==> flow/design.v <==
module adder(
    input [2:0] data,
    output cout,
    output s
);
assign s = data[2] ^ data[1] ^ data[0];
assign cout = data[2] & data[1] | (data[0] & (data[2] ^ data[1]));
endmodule
module BoothBase
(
    input neg,  
    input pos,  
    input neg2, 
    input pos2, 
    input [1:0] x,  
    output p
);
assign p = (neg&~x[1]) | (neg2&~x[0]) | (pos&x[1]) | (pos2&x[0]);
endmodule
module BoothSelectSignal
(
    input [2:0] y,  
    output neg,  
    output pos,  
    output neg2, 
    output pos2  
);
assign neg = (y[2]&~y[1]&y[0]) | (y[2]&y[1]&~y[0]);
assign pos = (~y[2]&~y[1]&y[0]) | (~y[2]&y[1]&~y[0]);
assign neg2 = y[2]&~y[1]&~y[0];
assign pos2 = ~y[2]&y[1]&y[0];
endmodule
module BoothInterBase
(
    input [2:0] y,  
    input [63:0] x,
    output [63:0] p,
    output c  
);
wire neg,pos,neg2,pos2;
BoothSelectSignal u_BoothSelectSignal(
    .y(y),
    .neg(neg),
    .pos(pos),
    .neg2(neg2),
    .pos2(pos2)
);
BoothBase u_BoothBase(
    .neg(neg),
    .pos(pos),
    .neg2(neg2),
    .pos2(pos2),
    .x({x[0],1'b0}),
    .p(p[0])
);
generate
    genvar i;
    for(i=1;i<64;i=i+1) begin
        BoothBase us_BoothBase(
            .neg(neg),
            .pos(pos),
            .neg2(neg2),
            .pos2(pos2),
            .x(x[i:i-1]),
            .p(p[i])
        );
    end
endgenerate
assign c = neg || neg2;
endmodule
module wallace17
(
    input [16:0] in_data,
    input [13:0] cin,
    output [13:0] cout,
    output c,s
);
wire [4:0] first_s;
adder first1 (.data(in_data[04:02]), .cout(cout[0]), .s(first_s[0]));
adder first2 (.data(in_data[07:05]), .cout(cout[1]), .s(first_s[1]));
adder first3 (.data(in_data[10:08]), .cout(cout[2]), .s(first_s[2]));
adder first4 (.data(in_data[13:11]), .cout(cout[3]), .s(first_s[3]));
adder first5 (.data(in_data[16:14]), .cout(cout[4]), .s(first_s[4]));
wire [3:0] second_s;
adder second1 (.data(cin[2:0]                   ), .cout(cout[5]), .s(second_s[0]));
adder second2 (.data({in_data[0],cin[4:3]}      ), .cout(cout[6]), .s(second_s[1]));
adder second3 (.data({first_s[1:0],in_data[1]}  ), .cout(cout[7]), .s(second_s[2]));
adder second4 (.data(first_s[4:2]               ), .cout(cout[8]), .s(second_s[3]));
wire [1:0] third_s;
adder third1 (.data({second_s[0],cin[6:5]} ), .cout(cout[09]), .s(third_s[0]));
adder third2 (.data(second_s[3:1]          ), .cout(cout[10]), .s(third_s[1]));
wire [1:0] fourth_s;
adder fourth1 (.data(cin[9:7]               ), .cout(cout[11]), .s(fourth_s[0]));
adder fourth2 (.data({third_s[1:0],cin[10]} ), .cout(cout[12]), .s(fourth_s[1]));
wire fifth_s;
adder fifth1 (.data({fourth_s[1:0],cin[11]}), .cout(cout[13]), .s(fifth_s));
adder sixth1 (.data({fifth_s,cin[13:12]}), .cout(c), .s(s));
endmodule
module mul
(
    input rst,
    input clk,
    input sign,
    input [31:0] x,
    input [31:0] y,
    output [63:0] result
);
wire [63:0] ex_x;
wire [33:0] ex_y;
assign ex_x = sign ? {{32{x[31]}},x} : {32'b0,x};
assign ex_y = sign ? {{2{y[31]}},y} : {2'b0,y};
wire [16:0] carry;
wire [63:0] part_res [16:0];
BoothInterBase ufirst_BoothInterBase(
        .y({ex_y[1:0],1'b0}), 
        .x(ex_x), 
        .p(part_res[0]), 
        .c(carry[0])
    );
generate
    genvar i;
    for(i=2;i<=32;i=i+2) begin
        BoothInterBase ui_BoothInterBase(
            .y(ex_y[i+1:i-1]),
            .x(ex_x<<i),
            .p(part_res[i>>1]),
            .c(carry[i>>1])
        );
    end
endgenerate
reg [16:0] carry_stage;
reg [16:0] part_res_stage [63:0];
integer m,n;
always @(posedge clk or posedge rst) begin
    if(rst) begin
        carry_stage <= 17'b0;
        for(m=0;m<64;m=m+1) begin
            part_res_stage [m] <= 17'b0;
        end
    end
    else begin
        carry_stage <= carry;
        for(m=0;m<64;m=m+1) begin
            for(n=0;n<17;n=n+1) begin
                part_res_stage[m][n] <= part_res[n][m];
            end
        end
    end
end
wire [13:0] wallace_carry [64:0];
wire [63:0] c_res,s_res;
wallace17 ufirst_wallace17(
        .in_data(part_res_stage[0]), 
        .cin(carry_stage[13:0]), 
        .cout(wallace_carry[1]),
        .c(c_res[0]),
        .s(s_res[0])
    );
generate
    genvar k;
    for(k=1;k<64;k=k+1) begin
        wallace17 ufirst_wallace17(
            .in_data(part_res_stage[k]), 
            .cin(wallace_carry[k]), 
            .cout(wallace_carry[k+1]),
            .c(c_res[k]),
            .s(s_res[k])
        );
    end
endgenerate
assign result = s_res + {c_res[62:0],carry_stage[14]} + carry_stage[15];
endmodule
* Reports on mul
The steps from the RTL of mul to its reports follow in flow order.
Line numbers count from 1 in the design file above.
Not given: --
- Top module :: mul
- Clock :: clk
- Standard-cell library :: sky130hd
- Corner :: tt_025C_1v80

* Word level
Source: Yosys, flattened and elaborated. Widths are those after wreduce; folded enables and synchronous resets count as part of the registers. Registers that Yosys merges into a memory's read port (data or address) are not register bits. Print and check cells do not count. Equal cells are merged and count once.
- Clocked read ports x word width :: 0
- Memory cells :: 0
- Register bits :: 1104
- Latch bits :: 0
- Word-level cells :: 10684
- Output and inout bits :: 64
- ROM bits :: 0
- Memory bits (writable) :: 0
- Reductions and logical operators :: 16
- Divide/modulo/power cells :: 0
- Magnitude comparators :: 0
- Equality and inequality tests :: 0
- Shift-type cells :: 0
- Bitwise logic cells :: 10599
- Add/subtract/negate cells :: 2
- Multiply operators :: 0
- Muxes and demuxes :: 2
** Operators by type and width (number)
- bitwise AND 1 bit :: 5220
- bitwise OR 1 bit :: 3361
- XOR 1 bit :: 1920
- inverter 1 bit :: 98
- adder 64 x 1 -> 64 bit :: 1
- adder 64 bit :: 1
- 2-to-1 mux 64 bit :: 1
- 2-to-1 mux 34 bit :: 1
- logical OR 1 bit :: 16

* Longest topological paths
Yosys ltp: most cells in a row. Word level: on the elaborated netlist, between registers, memories and ports. Mapped: between sequential cells and ports; inverters and the memories' decode and read muxes count.
- Depth after elaboration :: 19
- ABC_AREA :: 0
- Mapped depth :: 24

* Netlist
The flow's flattened synthesis, as Yosys stat reports it; memories are mapped. The netlist is that of the ABC_AREA named above (0 if unset); the other value can give another one.
** Cells by type
- sky130_fd_sc_hd__fa_1 :: number 782, area in all 1.57E+04 sq um
- sky130_fd_sc_hd__dfrtp_1 :: number 593, area in all 1.48E+04 sq um
- sky130_fd_sc_hd__xor2_1 :: number 537, area in all 4.7E+03 sq um
- sky130_fd_sc_hd__inv_1 :: number 1090, area in all 4.09E+03 sq um
- sky130_fd_sc_hd__a22oi_1 :: number 419, area in all 3.15E+03 sq um
- sky130_fd_sc_hd__o21ai_0 :: number 505, area in all 2.53E+03 sq um
- sky130_fd_sc_hd__clkbuf_1 :: number 314, area in all 1178.63 sq um
- sky130_fd_sc_hd__ha_1 :: number 62, area in all 775.744 sq um
- sky130_fd_sc_hd__a21oi_1 :: number 118, area in all 590.566 sq um
- sky130_fd_sc_hd__xnor2_1 :: number 53, area in all 464.195 sq um
- sky130_fd_sc_hd__a221o_1 :: number 46, area in all 460.442 sq um
- sky130_fd_sc_hd__nand2_1 :: number 109, area in all 409.142 sq um
- sky130_fd_sc_hd__nor2_1 :: number 108, area in all 405.389 sq um
- sky130_fd_sc_hd__buf_1 :: number 92, area in all 345.331 sq um
- sky130_fd_sc_hd__and2_1 :: number 50, area in all 312.8 sq um
- sky130_fd_sc_hd__a21o_1 :: number 27, area in all 202.694 sq um
- sky130_fd_sc_hd__nor2b_1 :: number 23, area in all 143.888 sq um
- sky130_fd_sc_hd__o31ai_1 :: number 17, area in all 127.622 sq um
Not listed: further types 57, cells in them 220.
- Chip area (Yosys) :: 52072.4 sq um
- Flip-flop cells :: 593
- Cell count :: 5165
- Buffer cells :: 421
The figures by module come from a second, unflattened synthesis with its own total; it is not the netlist above.
- Cell total of the unflattened synthesis :: 6020
- Area (unflattened synthesis) :: 77272.9 sq um
Rows give one instance, submodules left out.
** Modules
- mul :: times used 1, area 31381.3 sq um, cells 1660, sequential area 27626.5 sq um
- BoothBase :: times used 1088, area 23.8 sq um, cells 3, sequential area 0.0 sq um
- adder :: times used 960, area 20.0 sq um, cells 1, sequential area 0.0 sq um
- BoothSelectSignal :: times used 17, area 37.5 sq um, cells 6, sequential area 0.0 sq um
- BoothInterBase :: times used 17, area 10.0 sq um, cells 2, sequential area 0.0 sq um
- wallace17 :: times used 64, area 0.0 sq um, cells 0, sequential area 0.0 sq um

* Timing after synthesis
Source: OpenSTA report_checks on the synthesized netlist (no wires, ideal clock, input and output delay 20% of the period each), path of least setup slack; recovery checks are left aside. Register names are those of the netlist, which keeps one name where synthesis merged equal registers.
- Path type :: register -> output
- Start :: register part_res_stage[27][14]
- End :: output result[57]
- Path slack :: 0.980 ns
- Launch time at the first pin :: 0.000 ns
- Path buffers :: 0
- Period :: 10.0 ns
- Data required time :: 8.000 ns
- Delay of the path :: 7.020 ns
- Data arrival time :: 7.020 ns
- Stages on the path :: 22
- External output delay :: 2.000 ns
- Synthesis period reached :: 9.02 ns
"delay of the path" is the arrival time less input delay plus setup time.
A path that ends at an output port has no setup time.
"stages on the path" counts driving pins, that of a launching flip-flop among them; a cell with two outputs on the path counts twice.
"synthesis period reached" is the clock period less the worst setup slack; recovery checks do not enter. This is arithmetic on one report: input and output delays are still those of the set period (20% each).
Between the ends stands the longest chain of elaborated cells between them, by number of cells; it is not shown to be the way that was timed. Of several equally long chains one is given.
A line is the first line of the expression or statement that the cell stems from. Yosys adds cells for indexed reads and writes and turns some case tables into memories.
- Path through :: sky130_fd_sc_hd__dfrtp_1 > sky130_fd_sc_hd__fa_1 > sky130_fd_sc_hd__fa_1 > sky130_fd_sc_hd__inv_1 > sky130_fd_sc_hd__fa_1 > sky130_fd_sc_hd__inv_1 > sky130_fd_sc_hd__fa_1 > sky130_fd_sc_hd__fa_1 > sky130_fd_sc_hd__inv_1 > sky130_fd_sc_hd__fa_1 > sky130_fd_sc_hd__inv_1 > sky130_fd_sc_hd__ha_1 > sky130_fd_sc_hd__a21oi_1 > sky130_fd_sc_hd__o21ai_1 > sky130_fd_sc_hd__or2_1 > sky130_fd_sc_hd__o211ai_2 > sky130_fd_sc_hd__a31o_2 > sky130_fd_sc_hd__o41ai_2 > sky130_fd_sc_hd__or4b_4 > sky130_fd_sc_hd__a31oi_4 > sky130_fd_sc_hd__o21ai_2 > sky130_fd_sc_hd__xnor2_1
- Cells in the longest elaborated chain :: 18
- Elaborated cells between the ends (all ways) :: 106
- Classes of those cells :: 2 x add/sub; 104 x logic
** Ends and longest elaborated chain, after synthesis
- start, declared :: RTL line 132 : reg [16:0] part_res_stage [63:0];
- start, assigned :: RTL line 138 : part_res_stage [m] <= 17'b0;
- start, assigned :: RTL line 145 : part_res_stage[m][n] <= part_res[n][m];
- bitwise AND 1 bit :: RTL line 7 : assign cout = data[2] & data[1] | (data[0] & (data[2] ^ data[1]));
- bitwise OR 1 bit :: RTL line 7
- XOR 1 bit :: RTL line 7
- bitwise AND 1 bit :: RTL line 7
- bitwise OR 1 bit :: RTL line 7
- XOR 1 bit :: RTL line 7
- bitwise AND 1 bit :: RTL line 7
- [4 not listed]
- bitwise AND 1 bit :: RTL line 7
- bitwise OR 1 bit :: RTL line 7
- XOR 1 bit :: RTL line 7
- bitwise AND 1 bit :: RTL line 7
- bitwise OR 1 bit :: RTL line 7
- adder 64 bit :: RTL line 171 : assign result = s_res + {c_res[62:0],carry_stage[14]} + carry_stage[15];
- adder 64 x 1 -> 64 bit :: RTL line 171
- end, declared :: RTL line 106 : output [63:0] result

* Path in the finished layout
Path of least setup slack in the final report of stored run 2 (OpenROAD, finished layout, wires in). Where an end is a register, its clock arrival counts in the times.
- Path type :: register -> output
- Start :: register part_res_stage[15][8]
- End :: output result[33]
- Data arrival time :: 7.64 ns
- Path buffers :: 4
- Stages on the path :: 22
- Path slack :: 0.20 ns
- External output delay :: 1.96 ns
- Period :: 9.8 ns
- Data required time :: 7.84 ns
- Launch time at the first pin :: 0.65 ns
Between the ends stands the longest chain of elaborated cells between them, by number of cells; it is not shown to be the way that was timed. Of several equally long chains one is given.
- Path through :: sky130_fd_sc_hd__dfrtp_1 > sky130_fd_sc_hd__inv_1 > sky130_fd_sc_hd__fa_1 > sky130_fd_sc_hd__inv_1 > sky130_fd_sc_hd__fa_2 > sky130_fd_sc_hd__buf_4 > sky130_fd_sc_hd__fa_1 > sky130_fd_sc_hd__inv_1 > sky130_fd_sc_hd__fa_2 > sky130_fd_sc_hd__fa_1 > sky130_fd_sc_hd__fa_1 > sky130_fd_sc_hd__fa_2 > sky130_fd_sc_hd__buf_4 > sky130_fd_sc_hd__nor2b_2 > sky130_fd_sc_hd__o2111ai_2 > sky130_fd_sc_hd__a21oi_4 > sky130_fd_sc_hd__o211ai_4 > sky130_fd_sc_hd__a31o_4 > sky130_fd_sc_hd__buf_4 > sky130_fd_sc_hd__o21ai_0 > sky130_fd_sc_hd__xor2_2 > sky130_fd_sc_hd__clkdlybuf4s50_1
- Cells in the longest elaborated chain :: 17
- Elaborated cells between the ends (all ways) :: 109
- Classes of those cells :: 2 x add/sub; 107 x logic
** Ends and longest elaborated chain, after layout
- start, declared :: RTL line 132 : reg [16:0] part_res_stage [63:0];
- start, assigned :: RTL line 138 : part_res_stage [m] <= 17'b0;
- start, assigned :: RTL line 145 : part_res_stage[m][n] <= part_res[n][m];
- bitwise AND 1 bit :: RTL line 7 : assign cout = data[2] & data[1] | (data[0] & (data[2] ^ data[1]));
- bitwise OR 1 bit :: RTL line 7
- XOR 1 bit (2 in a row) :: RTL line 6 : assign s = data[2] ^ data[1] ^ data[0];
- XOR 1 bit :: RTL line 7
- bitwise AND 1 bit :: RTL line 7
- bitwise OR 1 bit :: RTL line 7
- XOR 1 bit (2 in a row) :: RTL line 6
- XOR 1 bit :: RTL line 7
- bitwise AND 1 bit :: RTL line 7
- bitwise OR 1 bit :: RTL line 7
- XOR 1 bit :: RTL line 7
- bitwise AND 1 bit :: RTL line 7
- bitwise OR 1 bit :: RTL line 7
- adder 64 bit :: RTL line 171 : assign result = s_res + {c_res[62:0],carry_stage[14]} + carry_stage[15];
- adder 64 x 1 -> 64 bit :: RTL line 171
- end, declared :: RTL line 106 : output [63:0] result

Memo
Re: implementation data of mul

Below are 2 stored runs of the flow (Yosys, OpenROAD; platform sky130hd) on mul, each with its settings and what was measured, unordered. Constraints: input delay and output delay 20% of the set period each, output load 0.01 pF.
"achieved period" = clock period - worst setup slack. The figure is calculated, with input and output delays left at 20% of the set period.
"time of the worst setup path" = time allowed to the worst setup path (clock period - input delay - output delay, where it has them) - its slack; a late launch clock adds to it, a late capture clock takes from it.

** Stored run 1
- Settings :: ABC_AREA=1; CELL_PAD_IN_SITES_GLOBAL_PLACEMENT=2; CORE_ASPECT_RATIO=0.92; CORE_UTILIZATION=68; CTS_CLUSTER_SIZE=36; GPL_TIMING_DRIVEN=0; HOLD_SLACK_MARGIN=0.06; PLACE_DENSITY_LB_ADDON=0.07; SETUP_SLACK_MARGIN=0.38; SLEW_MARGIN=15; TNS_END_PERCENT=35; period_ns=10.0; CAP_MARGIN=20; CORE_MARGIN=2
- Outcome :: incomplete, placement halted on FLW-0024

** Stored run 2
- Settings :: CORE_UTILIZATION=40; period_ns=9.8; CAP_MARGIN=20; CORE_MARGIN=2; SLEW_MARGIN=20
- Cell area after synthesis :: 52072.4 sq um
- Die footprint :: 133083.0 sq um
- Standard-cell area after layout :: 57973.1 sq um
- Final utilization :: 44.8%
- Worst setup slack after layout :: 0.201 ns
- Summed negative setup slack :: 0.000 ns
- Achieved period :: 9.599 ns
- Time of the worst setup path :: 7.64 ns
- Worst setup path type :: register -> output
